==> flow/design.v <==
`timescale 1ns / 1ps
module fifo #(
    parameter DATA_WIDTH = 16,
    parameter DEPTH = 64, 
    parameter ALMOST_FULL_THRESH = 56,
    parameter ALMOST_EMPTY_THRESH = 8
)(
    input                   clk,
    input                   rst_n,        
    input                   wr_en,
    input  [DATA_WIDTH-1:0] wr_data,
    input                   rd_en,
    output reg [DATA_WIDTH-1:0] rd_data,
    output                  full,
    output                  empty,
    output                  almost_full,
    output                  almost_empty,
    output                  overflow_err,
    output                  underflow_err,
    output [DATA_WIDTH-1:0] fifo_count
);
    function integer clog2;
        input integer value;
        integer i;
        begin
            clog2 = 0;
            for (i = value-1; i > 0; i = i >> 1)
                clog2 = clog2 + 1;
        end
    endfunction
    localparam ADDR_WIDTH = clog2(DEPTH);
    reg [DATA_WIDTH-1:0] mem [0:DEPTH-1];
    reg [ADDR_WIDTH-1:0] write_pointer;    
    reg [ADDR_WIDTH-1:0] read_pointer;     
    reg [clog2(DEPTH+1)-1:0] count;        
    reg overflow_flag, underflow_flag;
    assign full         = (count == DEPTH);
    assign empty        = (count == 0);
    assign almost_full  = (count >= ALMOST_FULL_THRESH);
    assign almost_empty = (count <= ALMOST_EMPTY_THRESH);
    assign overflow_err = overflow_flag;
    assign underflow_err= underflow_flag;
    assign fifo_count   = count;
    always @(posedge clk) begin
        if (wr_en && !full)
            mem[write_pointer] <= wr_data;
    end
    always @(posedge clk or negedge rst_n) begin
        if (!rst_n) begin
            write_pointer <= 0;
        end else if (wr_en) begin
            if (!full) begin
                write_pointer <= write_pointer + 1'b1;
            end
        end
    end
    always @(posedge clk or negedge rst_n) begin
        if (!rst_n) begin
            read_pointer <= 0;
            rd_data <= 0;
        end else if (rd_en) begin
            if (!empty) begin
                rd_data <= mem[read_pointer];
                read_pointer <= read_pointer + 1'b1;
            end
        end
    end
    always @(posedge clk or negedge rst_n) begin
        if (!rst_n) begin
            count <= 0;
        end else begin
            case ({wr_en && !full, rd_en && !empty})
                2'b10: count <= count + 1'b1; 
                2'b01: count <= count - 1'b1;
                default: count <= count;      
            endcase
        end
    end
    always @(posedge clk or negedge rst_n) begin
        if (!rst_n) begin
            overflow_flag  <= 1'b0;
            underflow_flag <= 1'b0;
        end else begin
            if (wr_en && full)
                overflow_flag <= 1'b1;
            else if (overflow_flag && rd_en && !empty)
                overflow_flag <= 1'b0;
            if (rd_en && empty)
                underflow_flag <= 1'b1;
            else if (underflow_flag && wr_en && !full)
                underflow_flag <= 1'b0;
        end
    end
endmodule
From RTL to reports: fifo
What the tools print for fifo, step after step.
Lines are those of the file above, counted from 1.
Library cell names are shortened.
{"block": "inputs", "top": "fifo", "clock": "clk", "lib": "sky130hd", "corner": "tt_025C_1v80"}

Word-level counts
Counts by Yosys on the flattened word-level netlist (proc, flatten, opt, wreduce; memories kept). Register bits leave out memories and registers merged into their read ports (data or address). Print and check cells are left out. Cells with the same type and inputs are merged into one.
Yosys's memory passes give these memory sizes; they may raise the number of words (mostly to a power of two), join words into wider ones and drop unused or constant bits.
{"block": "word_totals", "regBits": 21, "mem_bits_rw": 1024, "in_bits": 20, "clocked_rd_ports_x_width": 16, "wordCells": 42, "n_memories": 1}
{"block": "memory_table", "name": "mem", "words": 64, "width": 16, "rd": 1, "wr": 1, "line_no": 32, "source": "reg [DATA_WIDTH-1:0] mem [0:DEPTH-1];"}
{"block": "op_classes", "reduce_logical": 17, "eq_ne": 3, "muxes": 8, "compare": 2, "add_sub_neg": 4, "logic": 2}
{"block": "op_table", "operator": "2-to-1 mux 16 bit", "count": 1}
{"block": "op_table", "operator": "case mux 7 bit (select 2 bit)", "count": 1}
{"block": "op_table", "operator": "adder 6 x 1 -> 6 bit (second input constant)", "count": 2}
{"block": "op_table", "operator": "logical AND 1 bit", "count": 8}
{"block": "op_table", "operator": "adder 7 x 1 -> 7 bit (second input constant)", "count": 1}
{"block": "op_table", "operator": "subtractor 7 x 1 -> 7 bit (second input constant)", "count": 1}
{"block": "op_table", "operator": "<= comparator 7 x 4 -> 1 bit (second input constant)", "count": 1}
{"block": "op_table", "operator": ">= comparator 7 x 6 -> 1 bit (second input constant)", "count": 1}
{"block": "op_table", "operator": "equality test 7 bit (second input constant)", "count": 1}
{"block": "op_table", "operator": "logical NOT 7 bit", "count": 1}
{"block": "op_table", "operator": "nonzero test 2 bit", "count": 3}
{"block": "op_table", "operator": "2-to-1 mux 6 bit", "count": 1}
{"block": "op_table", "operator": "2-to-1 mux 1 bit", "count": 5}
{"block": "op_table", "operator": "AND reduction 2 bit", "count": 2}
{"block": "op_table", "operator": "logical NOT 1 bit", "count": 3}
{"block": "op_table", "operator": "inverter 1 bit", "count": 2}
{"block": "op_table", "operator": "equality test 2 x 1 -> 1 bit (second input constant)", "count": 1}
{"block": "op_table", "operator": "equality test 2 bit (second input constant)", "count": 1}

Depth
Depth = most cells in a row (Yosys ltp): at word level without a register or memory, in the mapped netlist without a sequential cell, where the memories' decode and read muxes count.
{"block": "logic_depth", "ltp_word": 5, "ABC_AREA": 1, "depth_mapped": 18, "mapped_depth_nobuf": 15}

Synthesis result
The flow's flattened synthesis, as Yosys stat reports it; memories are mapped. The netlist is that of the ABC_AREA named above (0 if unset); the other value can give another one.
{"block": "by_type", "cell_type": "edfxtp_1", "count": 1024, "area_total_um2": 3.07E+04}
{"block": "by_type", "cell_type": "nand2_1", "count": 1427, "area_total_um2": 5.36E+03}
{"block": "by_type", "cell_type": "nand3_1", "count": 571, "area_total_um2": 2.86E+03}
{"block": "by_type", "cell_type": "inv_1", "count": 408, "area_total_um2": 1.53E+03}
{"block": "by_type", "cell_type": "dfrtp_1", "count": 37, "area_total_um2": 925.888}
{"block": "by_type", "cell_type": "nor2_1", "count": 236, "area_total_um2": 885.85}
{"block": "by_type", "cell_type": "buf_2", "count": 124, "area_total_um2": 620.595}
{"block": "by_type", "cell_type": "o211ai_1", "count": 48, "area_total_um2": 360.346}
{"block": "by_type", "cell_type": "a21oi_1", "count": 52, "area_total_um2": 260.25}
{"block": "by_type", "cell_type": "buf_6", "count": 21, "area_total_um2": 236.477}
{"block": "by_type", "cell_type": "o21ai_0", "count": 41, "area_total_um2": 205.197}
{"block": "by_type", "cell_type": "buf_4", "count": 24, "area_total_um2": 180.173}
{"block": "by_type", "cell_type": "clkbuf_1", "count": 46, "area_total_um2": 172.666}
{"block": "by_type", "cell_type": "xor2_1", "count": 12, "area_total_um2": 105.101}
{"block": "by_type", "cell_type": "and3_1", "count": 16, "area_total_um2": 100.096}
{"block": "by_type", "cell_type": "xnor2_1", "count": 8, "area_total_um2": 70.067}
{"block": "by_type", "cell_type": "ha_1", "count": 5, "area_total_um2": 62.56}
{"block": "by_type", "cell_type": "buf_1", "count": 14, "area_total_um2": 52.55}
Not listed: further types 13, cells in them 23.
{"block": "mapped", "mapped_area_um2": 44874.3, "cells": 4137, "n_buf": 229, "flip_flops": 1061}

Timing after synthesis
OpenSTA on the mapped netlist: ideal clock, no wires. The path of least setup slack (recovery checks aside). Input and output delay are each 20% of the period. Register names are those of the netlist, which keeps one name where synthesis merged equal registers.
{"block": "synth_timing", "path_kind": "register to register", "start": "reg count[2]", "end": "reg count[6]", "tclk_ps": 3300, "setup_slack_ps": 632, "required_time_ps": 3184, "delay_ps": 2667, "t_first_pin_ps": 0, "n_path_buf": 3, "t_arrival_ps": 2551, "path_stages": 19, "synth_period_reached_ps": 2668}
"delay_ps" is the arrival time less input delay plus setup time.
"path_stages" counts driving pins, that of a launching flip-flop among them; a cell with two outputs on the path counts twice.
"synth_period_reached_ps" is the clock period less the worst setup slack; recovery checks do not enter. This is arithmetic on one report: input and output delays are still those of the set period (20% each).
Between the ends stands the longest chain of elaborated cells between them, by number of cells; it is not shown to be the way that was timed. Of several equally long chains one is given.
A line is the first line of the expression or statement that the cell stems from. Yosys adds cells for indexed reads and writes and turns some case tables into memories.
At most two assigning lines are given for a register; there are more.
{"block": "synth_via", "path_cell_list": "dfrtp_1 nor2_1 nand3_1 o21ai_0 inv_1 buf_2 buf_2 ha_1 buf_2 xnor2_1 inv_1 ha_1 inv_1 nand2_1 nand3_1 nand3_1 xor2_1 nand2_1 nand2_1", "elab_chain_cells": 5, "cells_between": 12}
{"block": "synth_rtl", "item": "start: declaration", "line_no": 35, "source": "reg [clog2(DEPTH+1)-1:0] count;"}
{"block": "synth_rtl", "item": "start: assignment", "line_no": 73, "source": "2'b10: count <= count + 1'b1;"}
{"block": "synth_rtl", "item": "start: assignment", "line_no": 74, "source": "2'b01: count <= count - 1'b1;"}
{"block": "synth_rtl", "item": "logical NOT 7 bit", "line_no": 38, "source": "assign empty        = (count == 0);"}
{"block": "synth_rtl", "item": "logical NOT 1 bit", "line_no": 72, "source": "case ({wr_en && !full, rd_en && !empty})"}
{"block": "synth_rtl", "item": "logical AND 1 bit", "line_no": 72}
{"block": "synth_rtl", "item": "equality test 2 x 1 -> 1 bit", "line_no": 72}
{"block": "synth_rtl", "item": "case mux 7 bit (select 2 bit)", "line_no": 72}
{"block": "synth_rtl", "item": "end: assignment", "line_no": 73}
{"block": "synth_rtl", "item": "end: assignment", "line_no": 74}
{"block": "synth_rtl", "item": "end: declaration", "line_no": 35}

Path in the finished layout
From the final timing report of record 2: the path of least setup slack in the routed layout; clock arrival at registers is part of the times.
The report prints the path's times to 10 ps; the period is as set.
{"block": "layout_timing", "path_kind": "register to output", "start": "reg count[1]", "end": "out empty", "path_stages": 5, "tclk_ps": 3300, "t_arrival_ps": 2250, "setup_slack_ps": 390, "t_first_pin_ps": 650, "n_path_buf": 1, "required_time_ps": 2640}
Between the ends stands the longest chain of elaborated cells between them, by number of cells; it is not shown to be the way that was timed. Of several equally long chains one is given.
At most two assigning lines are given for a register; there are more.
{"block": "layout_via", "path_cell_list": "dfrtp_1 nor2_1 nand3_1 nor2_1 clkdlybuf4s50_1", "elab_chain_cells": 1, "cells_between": 1, "lines_between": 1}
{"block": "layout_rtl", "item": "start: declaration", "line_no": 35, "source": "reg [clog2(DEPTH+1)-1:0] count;"}
{"block": "layout_rtl", "item": "start: assignment", "line_no": 73, "source": "2'b10: count <= count + 1'b1;"}
{"block": "layout_rtl", "item": "start: assignment", "line_no": 74, "source": "2'b01: count <= count - 1'b1;"}
{"block": "layout_rtl", "item": "logical NOT 7 bit", "line_no": 38, "source": "assign empty        = (count == 0);"}
{"block": "layout_rtl", "item": "end: declaration", "line_no": 15, "source": "output                  empty,"}

Subject: flow runs of fifo

Hi,

Module fifo, platform sky130hd: 3 stored runs of the flow (Yosys, OpenROAD) with differing settings, in no particular order. Input and output delays are each 20% of the period that was set; the output load is 0.01 pF.
"achievedPeriod_ps" is the run's clock period less its worst setup slack. It is reckoned from that one timing run; input and output delays stay at 20% of the period that was set.
"worst_path_ps" = time allowed to the worst setup path (clock period - input delay - output delay, where it has them) - its slack; a late launch clock adds to it, a late capture clock takes from it.
"design_power_w": no workload was simulated; the value follows from the tool's default switching activity.
"worst_path_ps" is known to 10 ps.

Record 1
==> flow/run.sh <==
#!/bin/bash
# the make line also repeats the synthesis and layout settings of config.mk as NAME=value (left out here)
make -C /OpenROAD-flow-scripts/flow DESIGN_CONFIG=/design/flow/config.mk WORK_HOME=/design/flow/orfs CLKGATE_MAP_FILE= finish
==> flow/config.mk <==
export PLATFORM = sky130hd
export DESIGN_NAME = fifo
export DESIGN_NICKNAME = fifo
export VERILOG_FILES = /design/flow/design.v
export SDC_FILE = /design/flow/constraint.sdc
export NUM_CORES = 4
export LEC_CHECK = 0
export CAP_MARGIN = 20
export CELL_PAD_IN_SITES_DETAIL_PLACEMENT = 2
export CORE_ASPECT_RATIO = 1.75
export CORE_MARGIN = 2
export CORE_UTILIZATION = 65
export CTS_CLUSTER_DIAMETER = 388
export GPL_TIMING_DRIVEN = 0
export PLACE_DENSITY_LB_ADDON = 0.25
export SETUP_SLACK_MARGIN = 0.36
export SLEW_MARGIN = 20
==> flow/constraint.sdc <==
create_clock -name core_clock -period 1.85 [get_ports {clk}]
set_input_delay 0.3700 -clock core_clock [delete_from_list [all_inputs] [get_ports {clk}]]
set_output_delay 0.3700 -clock core_clock [all_outputs]
set_load 0.01 [all_outputs]

==> results of record 1, as JSON <==
{
  "outcome": "did not finish, placement stopped with DPL-0033"
}

Record 2
==> flow/run.sh <==
#!/bin/bash
# the make line also repeats the synthesis and layout settings of config.mk as NAME=value (left out here)
make -C /OpenROAD-flow-scripts/flow DESIGN_CONFIG=/design/flow/config.mk WORK_HOME=/design/flow/orfs CLKGATE_MAP_FILE= finish
==> flow/config.mk <==
export PLATFORM = sky130hd
export DESIGN_NAME = fifo
export DESIGN_NICKNAME = fifo
export VERILOG_FILES = /design/flow/design.v
export SDC_FILE = /design/flow/constraint.sdc
export NUM_CORES = 4
export LEC_CHECK = 0
export ABC_AREA = 1
export CAP_MARGIN = 20
export CELL_PAD_IN_SITES_GLOBAL_PLACEMENT = 2
export CORE_MARGIN = 6
export CORE_UTILIZATION = 40
export CTS_CLUSTER_DIAMETER = 102
export CTS_CLUSTER_SIZE = 24
export GPL_ROUTABILITY_DRIVEN = 0
export PLACE_DENSITY = 0.6
export SLEW_MARGIN = 40
export TNS_END_PERCENT = 60
==> flow/constraint.sdc <==
create_clock -name core_clock -period 3.3 [get_ports {clk}]
set_input_delay 0.6600 -clock core_clock [delete_from_list [all_inputs] [get_ports {clk}]]
set_output_delay 0.6600 -clock core_clock [all_outputs]
set_load 0.01 [all_outputs]

==> results of record 2, as JSON <==
{
  "synth_area_um2": 44874.3,
  "die_area_um2": 120367.0,
  "cell_area_final_um2": 49223.5,
  "layout_utilization_pct": 44.4,
  "setup_worst_slack_ps": 390,
  "total_negative_slack_ps": 0,
  "worst_hold_slack_ps": 383,
  "design_power_w": 0.039081,
  "achievedPeriod_ps": 2910,
  "worst_path_ps": 2250,
  "timing.worst_path_kind": "register to output"
}

Record 3
==> flow/run.sh <==
#!/bin/bash
# the make line also repeats the synthesis and layout settings of config.mk as NAME=value (left out here)
make -C /OpenROAD-flow-scripts/flow DESIGN_CONFIG=/design/flow/config.mk WORK_HOME=/design/flow/orfs CLKGATE_MAP_FILE= finish
==> flow/config.mk <==
export PLATFORM = sky130hd
export DESIGN_NAME = fifo
export DESIGN_NICKNAME = fifo
export VERILOG_FILES = /design/flow/design.v
export SDC_FILE = /design/flow/constraint.sdc
export NUM_CORES = 4
export LEC_CHECK = 0
export ABC_AREA = 0
export CAP_MARGIN = 20
export CELL_PAD_IN_SITES_DETAIL_PLACEMENT = 0
export CELL_PAD_IN_SITES_GLOBAL_PLACEMENT = 1
export CORE_MARGIN = 8
export CORE_UTILIZATION = 57
export CTS_CLUSTER_DIAMETER = 126
export GPL_ROUTABILITY_DRIVEN = 0
export MAX_ROUTING_LAYER = met4
export PLACE_DENSITY_LB_ADDON = 0.14
export SETUP_SLACK_MARGIN = 0.39
export SLEW_MARGIN = 20
export TNS_END_PERCENT = 95
==> flow/constraint.sdc <==
create_clock -name core_clock -period 2.28 [get_ports {clk}]
set_input_delay 0.4560 -clock core_clock [delete_from_list [all_inputs] [get_ports {clk}]]
set_output_delay 0.4560 -clock core_clock [all_outputs]
set_load 0.01 [all_outputs]

==> results of record 3, as JSON <==
{
  "synth_area_um2": 41048.1,
  "die_area_um2": 80857.8,
  "cell_area_final_um2": 50942.6,
  "layout_utilization_pct": 71.4,
  "setup_worst_slack_ps": -609,
  "total_negative_slack_ps": -358537,
  "worst_hold_slack_ps": 292,
  "design_power_w": 0.060466,
  "achievedPeriod_ps": 2889,
  "worst_path_ps": 2890,
  "timing.worst_path_kind": "register to register"
}

Regards
